==> flow/design.v <==
module ffD(clk, rst, Din, Dout);
input clk, rst;
input [31:0]Din;
output [31:0]Dout;
reg [31:0]Dout;
always@(posedge clk) 
begin
	if(rst==1)
	Dout <= 0;
	else
	Dout <= Din;
end
endmodule 
module mux1 (
		input [31:0] A, B,
		input Sel,
		output reg [31:0] Out
	);
	always @(Sel, A, B) begin
		case (Sel)
			0: Out = A;
			1:	Out = B;
		endcase
	end
endmodule
module extend (
	input [15:0]offset,
	output reg [31:0]offset32
);
always @(offset)
begin
 offset32[31:0] = {16'b0000000000000000,offset[15:0]};
end
endmodule
module alu(ctl, a, b, resultado);
  input [1:0] ctl;
  input [31:0] a, b;
  output reg [31:0] resultado;
  always @(*)
  begin
    case (ctl)
      2'b00 : resultado = a & b;  
      2'b01 : resultado = a | b;  
      2'b10 : resultado = a + b;  
      2'b11 : resultado = a - b;  
      default : resultado = 32'hxxxxxxxx;
   endcase
 end
endmodule
module control(instruction, ctrl);
    input [31:0] instruction;
	 output [20:0] ctrl;
    reg    [20:0] ctrl;
	 wire [11:0] opcode;
	 wire [4:0] rs, rt, rd;
    parameter LW = 12'b000111_xxxxxx;
    parameter SW = 12'b001000_xxxxxx;
    parameter ADD = 12'b000110_100000;
	 parameter SUB = 12'b000110_100010;
	 parameter AND = 12'b000110_100100;
	 parameter OR = 12'b000110_100101;
	 assign opcode[11:0] = {instruction[31:26], instruction[5:0]};
	 assign rs[4:0] = {instruction[25:21]};
	 assign rt[4:0] = {instruction[20:16]};
	 assign rd[4:0] = {instruction[15:11]};
    always @(instruction)
    begin
        casex (opcode)
          LW :
          begin
              ctrl[20:0]={6'b10_1_1_0_1,rs[4:0],5'b00000,rt[4:0]};
          end
          SW :
          begin
              ctrl[20:0]={6'b10_1_1_1_1,rs[4:0],5'b00000,rt[4:0]};
          end
          ADD :
          begin
              ctrl[20:0]={6'b10_0_0_0_1,rs[4:0],rt[4:0],rd[4:0]};
          end
          SUB :
          begin
              ctrl[20:0]={6'b11_0_0_0_1,rs[4:0],rt[4:0],rd[4:0]};
          end
          AND :
          begin
              ctrl[20:0]={6'b00_0_0_0_1,rs[4:0],rt[4:0],rd[4:0]};
          end
			 OR :
          begin
              ctrl[20:0]={6'b01_0_0_0_1,rs[4:0],rt[4:0],rd[4:0]};
          end
          default
          begin
              ctrl[20:0]={21'b0}; 
          end
        endcase
    end
endmodule
module PC(
  input rst,
  input clk,
  output reg [31:0]pc
  );
	always @(posedge clk or posedge rst)
		if (rst == 1)
		pc <= 0;
		else
		pc <= pc + 1;
  endmodule
module registerFile(addr1,addr2,out1,out2,addr_in,in,clk,rst);
input [4:0] addr1;	
input [4:0] addr2;	
output [31:0] out1;	
output [31:0] out2;	
input [4:0] addr_in;	
input [31:0] in;	
reg [31:0] out1;
reg [31:0] out2;
input clk, rst;
wire [511:0] regmem;
always @(posedge clk)
begin
		out1 <= addr1[4] ? 32'b0 : regmem[addr1[3:0]*32 +: 32];
		out2 <= addr2[4] ? 32'b0 : regmem[addr2[3:0]*32 +: 32];
end
genvar i;
generate
	for (i = 0; i < 16; i = i + 1) begin : REG
		reg [31:0] q;
		always @(negedge clk or posedge rst)
			if (rst)
				q <= 32'b0;
			else if (addr_in == i)
				q <= in;
		assign regmem[32*i +: 32] = q;
	end
endgenerate
endmodule
module data_memory(
clk , 
rst ,
address_0 , 
data_in , 
data_out,
cs_0 , 
we_0 
);
parameter data_0_WIDTH = 32 ;
parameter ADDR_WIDTH = 13 ;
input [ADDR_WIDTH-1:0] address_0 ;
input cs_0 ;
input we_0 ;
input clk;
input rst;
input [data_0_WIDTH-1:0] data_in ;
output reg [data_0_WIDTH-1:0] data_out;
wire [ADDR_WIDTH*data_0_WIDTH-1:0] mem;
genvar i;
generate
	for (i = 0; i < ADDR_WIDTH; i = i + 1) begin : WORD
		reg [data_0_WIDTH-1:0] q;
		always @ (posedge clk)
			if (rst)
				q <= (i == 0) ? 32'd1000 :
				     (i == 1) ? 32'd5000 :
				     (i == 2) ? 32'd2000 :
				     (i == 3) ? 32'd3000 : 32'd0;
			else if ( cs_0 && we_0 && address_0 == i )
				q <= data_in;
		assign mem[data_0_WIDTH*i +: data_0_WIDTH] = q;
	end
endgenerate
	always @ (posedge clk)
		begin : MEM_READ_0
			if (cs_0 && !we_0 && address_0 < ADDR_WIDTH) begin
				data_out <= mem[address_0*data_0_WIDTH +: data_0_WIDTH];
			end else begin
				data_out <= 0;
		end
	end
endmodule
module cpu (clk, rst, imem_addr, imem_data, test, test1);
	input clk, rst;
	output [6:0]imem_addr;
	input  [31:0]imem_data;
	output  [31:0]test;
	output [31:0]test1;
wire	 [31:0] inst;
wire   [31:0]ctrl, ctrl0, ctrl1, ctrl2;
wire   [20:0]controle;
wire	 [31:0]resultado;
wire   [31:0]data_out2;
wire   [31:0]pc;
wire	 [4:0]addr1, addr2, addr_in;
wire	 [31:0]out1, out2, out3;
wire	 [31:0]in;
wire	 rw;
wire	 [15:0]offset;
wire	 [31:0]offset32;
wire   sel1;
wire	 [31:0] imm;
wire   [31:0] data_out1;
wire	 [31:0]address_0;
wire	 [31:0] data_in;
wire	 [31:0]outrg1, outrg2;
wire	 [31:0] M, B, D, D1;
	assign imem_addr = pc[6:0];
	assign data_out2 = imem_data;
	PC PC(
		.rst(rst),
		.clk(clk),
		.pc(pc)
	);
ffD FF1(
		.rst(rst),
		.clk(clk),
		.Din(data_out2),
		.Dout(inst)
);
	registerFile RegisterFile(
		.addr1(inst[25:21]),
		.addr2(inst[20:16]),
		.out1(outrg1),
		.out2(outrg2),
		.addr_in(ctrl2[4:0]), 
		.in(out2),
		.rst(rst),
		.clk(clk)
	);
	control Controlador(
		.instruction(inst),
		.ctrl(controle)
	);
	extend Extend(
		.offset(inst[15:0]),
		.offset32(offset32)
	);
	ffD FF2(
		.rst(rst),
		.clk(clk),
		.Din(offset32),
		.Dout(imm)
		);
	ffD CONTROLE_0(
		.rst(rst),
		.clk(clk),
		.Din({11'b00000000000, controle[20:0]}),
		.Dout(ctrl0)
		);
	mux1 Mux1(
		.Sel(ctrl0[18]),
		.A(outrg2),
		.B(imm),
		.Out(out1)
	);
	alu Unidade_logica(
		.ctl(ctrl0[20:19]),
		.a(outrg1),
		.b(out1), 
		.resultado(resultado)
	);
	mux1 Mux3(
		.Sel(ctrl0[16]),
		.A(D),
		.B(resultado),
		.Out(out3)
	);
	ffD FF3(
		.rst(rst),
		.clk(clk),
		.Din(resultado),
		.Dout(D)
		);
	ffD CONTROLE_1(
		.rst(rst),
		.clk(clk),
		.Din(ctrl0),
		.Dout(ctrl1)
		);
	data_memory DataMemory(
		.address_0(out3[12:0]),
		.cs_0(ctrl1[15]),
		.we_0(ctrl0[16]),
		.data_in(outrg2),
		.data_out(M),
		.clk(clk),
		.rst(rst)
	);
	ffD FF5(
		.rst(rst),
		.clk(clk),
		.Din(D),
		.Dout(D1)
		);
	ffD CONTROLE_2(
		.rst(rst),
		.clk(clk),
		.Din(ctrl1),
		.Dout(ctrl2)
		);
	mux1 Mux2(
		.Sel(ctrl2[17]),
		.A(D1),
		.B(M),
		.Out(out2)
	);
	assign test[31:0] = inst[31:0];     
	assign test1[31:0] = out2[31:0];    
endmodule
From RTL to reports: cpu
The steps from the RTL of cpu to its reports follow in flow order. Line numbers count from 1 in the design file above. Cell names lack the library's common part. The mark n/a stands for no value.

Top: cpu. Clock port: clk. Standard-cell library: sky130hd. Library corner: tt_025C_1v80.

Elaborated design
Yosys after proc, flatten, opt, wreduce and memory -nomap, before mapping. Memory bits, and registers merged into a memory's read port (data or address), are not among the register bits. Print and check cells are not counted. Equal cells are merged and count once.

Reduce/logical cells: 20. The figure for shifts and indexed selects is 3. For equality and inequality tests the number is 36. The entry for add/sub/neg operators reads 3. The entry for mux-type cells reads 5. The entry for bitwise gates (word level) reads 5. The entry for $lt $le $gt $ge reads 1.

Operator list (number): 512-bit by 10-bit variable part select with 32-bit output (2); 416-bit by 19-bit variable part select with 32-bit output (1); 32-bit parallel mux with 4-bit select (1); 32-bit parallel mux with 2-bit select (2); 21-bit parallel mux with 6-bit select (1); 13-bit by 4-bit equality test with 1-bit output (second input constant) (5); 13-bit by 3-bit equality test with 1-bit output (second input constant) (4); 12-bit by 9-bit equality test with 1-bit output (second input constant) (4); 5-bit by 4-bit equality test with 1-bit output (second input constant) (8); 32-bit by 1-bit adder with 32-bit output (second input constant) (1); 32-bit adder (1); 32-bit subtractor (1); 32-bit AND (1); 32-bit bitwise OR (1); 13-bit by 2-bit equality test with 1-bit output (second input constant) (2); 13-bit parallel mux with 2-bit select (1); 5-bit by 3-bit equality test with 1-bit output (second input constant) (4); 1-bit logical AND (16); 13-bit by 1-bit equality test with 1-bit output (second input constant) (1); 13-bit by 4-bit < comparator with 1-bit output (second input constant) (1); 13-bit logical NOT (1); 5-bit by 2-bit equality test with 1-bit output (second input constant) (2); 6-bit by 3-bit equality test with 1-bit output (second input constant) (1); 6-bit by 4-bit equality test with 1-bit output (second input constant) (1); 5-bit by 1-bit equality test with 1-bit output (second input constant) (1); 5-bit logical NOT (1); 2-bit equality test (second input constant) (2); 1-bit NOT (3).

Other operator kinds: 3; their cells: 3.

The figure for bits in registers is 1225. Under word-level cells stands 113. For output and inout bits the number is 71.

Logic depth
Depth = most cells in a row (Yosys ltp): at word level without a register or memory, in the mapped netlist without a sequential cell, where the memories' decode and read muxes count.

The entry for word-level depth reads 7. ABC_AREA: 0. For mapped depth the number is 26. Under gate-level depth less buffers stands 18.

Netlist
Source: synth_stat.txt of the flow (Yosys; design flattened, memories mapped). It holds for the ABC_AREA given above (unset counts as 0); a run with the other value may have another netlist.

The figure for sequential part of the area is 25939.9 um^2. For mapped cells the number is 5260. The entry for flip-flop cells reads 1166. The entry for mapped area reads 54619.9 um^2. For buffers the number is 445.

Cell types: dfxtp_1 (number 647, total area 1.3E+04 um^2); dfrtn_1 (number 512, total area 1.28E+04 um^2); mux4_2 (number 320, total area 7.21E+03 um^2); mux2i_1 (number 653, total area 6.54E+03 um^2); nand2_1 (number 1044, total area 3.92E+03 um^2); o21ai_0 (number 360, total area 1.8E+03 um^2); a21oi_1 (number 257, total area 1.29E+03 um^2); clkbuf_1 (number 330, total area 1.24E+03 um^2); nor2_1 (number 325, total area 1219.92 um^2); nor2b_1 (number 180, total area 1126.08 um^2); nand3_1 (number 109, total area 545.523 um^2); ha_1 (number 35, total area 437.92 um^2); a41oi_1 (number 32, total area 280.269 um^2); buf_6 (number 24, total area 270.259 um^2); xnor2_1 (number 30, total area 262.752 um^2); buf_2 (number 46, total area 230.221 um^2); inv_1 (number 52, total area 195.187 um^2); dfrtp_1 (number 7, total area 175.168 um^2).

Other cell types: 59; their cells: 297. The figures by module come from a second, unflattened synthesis with its own total; it is not the netlist above.

The figure for cells (unflattened synthesis) is 5369. Under area total of the unflattened synthesis stands 62168.4 um^2.

Each row is one instance without its submodules.

By module: registerFile (sequential area 14093.5 um^2, instances 1, area 29050.4 um^2, cells 2253); data_memory (sequential area 8968.6 um^2, instances 1, area 20224.4 um^2, cells 1861); ffD (sequential area 640.6 um^2, instances 7, area 863.3 um^2, cells 67); alu (sequential area 0.0 um^2, instances 1, area 3153.0 um^2, cells 470); mux1 (sequential area 0.0 um^2, instances 3, area 544.3 um^2, cells 36); PC (sequential area 800.8 um^2, instances 1, area 1488.9 um^2, cells 129); control (sequential area 0.0 um^2, instances 1, area 327.8 um^2, cells 45); extend (sequential area 0.0 um^2, instances 1, area 244.0 um^2, cells 33); cpu (sequential area 0.0 um^2, instances 1, area 3.8 um^2, cells 1).

Subject: flow runs of cpu

Hi,

Measured data: module cpu, platform sky130hd, 6 stored runs of the flow under differing settings, order arbitrary. Input and output delays are each 20% of the period that was set; the output load is 0.01 pF. "clock period achieved" = clock period - worst setup slack. The figure is calculated, with input and output delays left at 20% of the set period. "critical setup path time" = time allowed to the worst setup path (clock period - input delay - output delay, where it has them) - its slack; a late launch clock adds to it, a late capture clock takes from it.

Stored run 1 has these settings: CELL_PAD_IN_SITES_GLOBAL_PLACEMENT 3; CORE_ASPECT_RATIO 0.65; CORE_UTILIZATION 37; CTS_CLUSTER_DIAMETER 307; CTS_CLUSTER_SIZE 98; GPL_ROUTABILITY_DRIVEN 0; GPL_TIMING_DRIVEN 1; PLACE_DENSITY_LB_ADDON 0.05; SETUP_SLACK_MARGIN -0.02; SLEW_MARGIN 30; period_ns 9.14; CAP_MARGIN 20; CORE_MARGIN 2. The cell area after synthesis comes to 54619.9 um^2. For the area of the die the run shows 150783.0 um^2. For the utilization after layout the run shows 39.7%. The measured setup slack of the critical path is 1.770 ns. The total negative setup slack reads 0.000 ns. The worst hold slack in the final report comes to 0.438 ns.

Stored run 2 has these settings: CAP_MARGIN 20; CELL_PAD_IN_SITES_GLOBAL_PLACEMENT 3; CORE_ASPECT_RATIO 1.0; CORE_MARGIN 4; CORE_UTILIZATION 52; CTS_CLUSTER_DIAMETER 46; GPL_TIMING_DRIVEN 1; MIN_ROUTING_LAYER met1; PLACE_DENSITY 0.78; period_ns 8.45; SLEW_MARGIN 20. Outcome: stopped before the end: placement reported GPL-0301.

Stored run 3 has these settings: CORE_UTILIZATION 40; SETUP_SLACK_MARGIN 0.92; period_ns 5.3; CAP_MARGIN 20; CORE_MARGIN 2; SLEW_MARGIN 20. The cell area after synthesis comes to 54619.9 um^2. For the area of the die the run shows 139521.0 um^2. For the utilization after layout the run shows 49.1%. The measured setup slack of the critical path is 0.731 ns. The total negative setup slack reads 0.000 ns. The worst hold slack in the final report comes to 0.437 ns.

Stored run 4 has these settings: CELL_PAD_IN_SITES_GLOBAL_PLACEMENT 2; CORE_ASPECT_RATIO 0.65; CORE_UTILIZATION 54; CTS_CLUSTER_DIAMETER 53; CTS_CLUSTER_SIZE 98; GPL_ROUTABILITY_DRIVEN 1; GPL_TIMING_DRIVEN 1; MAX_ROUTING_LAYER met4; PLACE_DENSITY_LB_ADDON 0.16; SETUP_SLACK_MARGIN -0.02; SLEW_MARGIN 30; period_ns 9.14; CAP_MARGIN 20; CORE_MARGIN 2. The cell area after synthesis comes to 54619.9 um^2. For the area of the die the run shows 103767.0 um^2. For the utilization after layout the run shows 59.6%. The measured setup slack of the critical path is 1.746 ns. The total negative setup slack reads 0.000 ns. The worst hold slack in the final report comes to 0.425 ns.

Stored run 5 has these settings: CORE_UTILIZATION 40; period_ns 5.5; CAP_MARGIN 20; CORE_MARGIN 2; SLEW_MARGIN 20. The cell area after synthesis comes to 54619.9 um^2. For the area of the die the run shows 139521.0 um^2. For the utilization after layout the run shows 45.9%. The measured setup slack of the critical path is 0.321 ns. The total negative setup slack reads 0.000 ns. The worst hold slack in the final report comes to 0.435 ns. For the clock period achieved the run shows 5.179 ns. The critical setup path time is 5.18 ns. Worst setup path type: register to register.

Stored run 6 has these settings: CORE_UTILIZATION 40; period_ns 5.3; CAP_MARGIN 20; CORE_MARGIN 2; SLEW_MARGIN 20. The cell area after synthesis comes to 54619.9 um^2. For the area of the die the run shows 139521.0 um^2. For the utilization after layout the run shows 45.7%. The measured setup slack of the critical path is 0.226 ns. The total negative setup slack reads 0.000 ns. The worst hold slack in the final report comes to 0.417 ns. For the clock period achieved the run shows 5.074 ns. The critical setup path time is 5.07 ns. Worst setup path type: register to register.

Regards
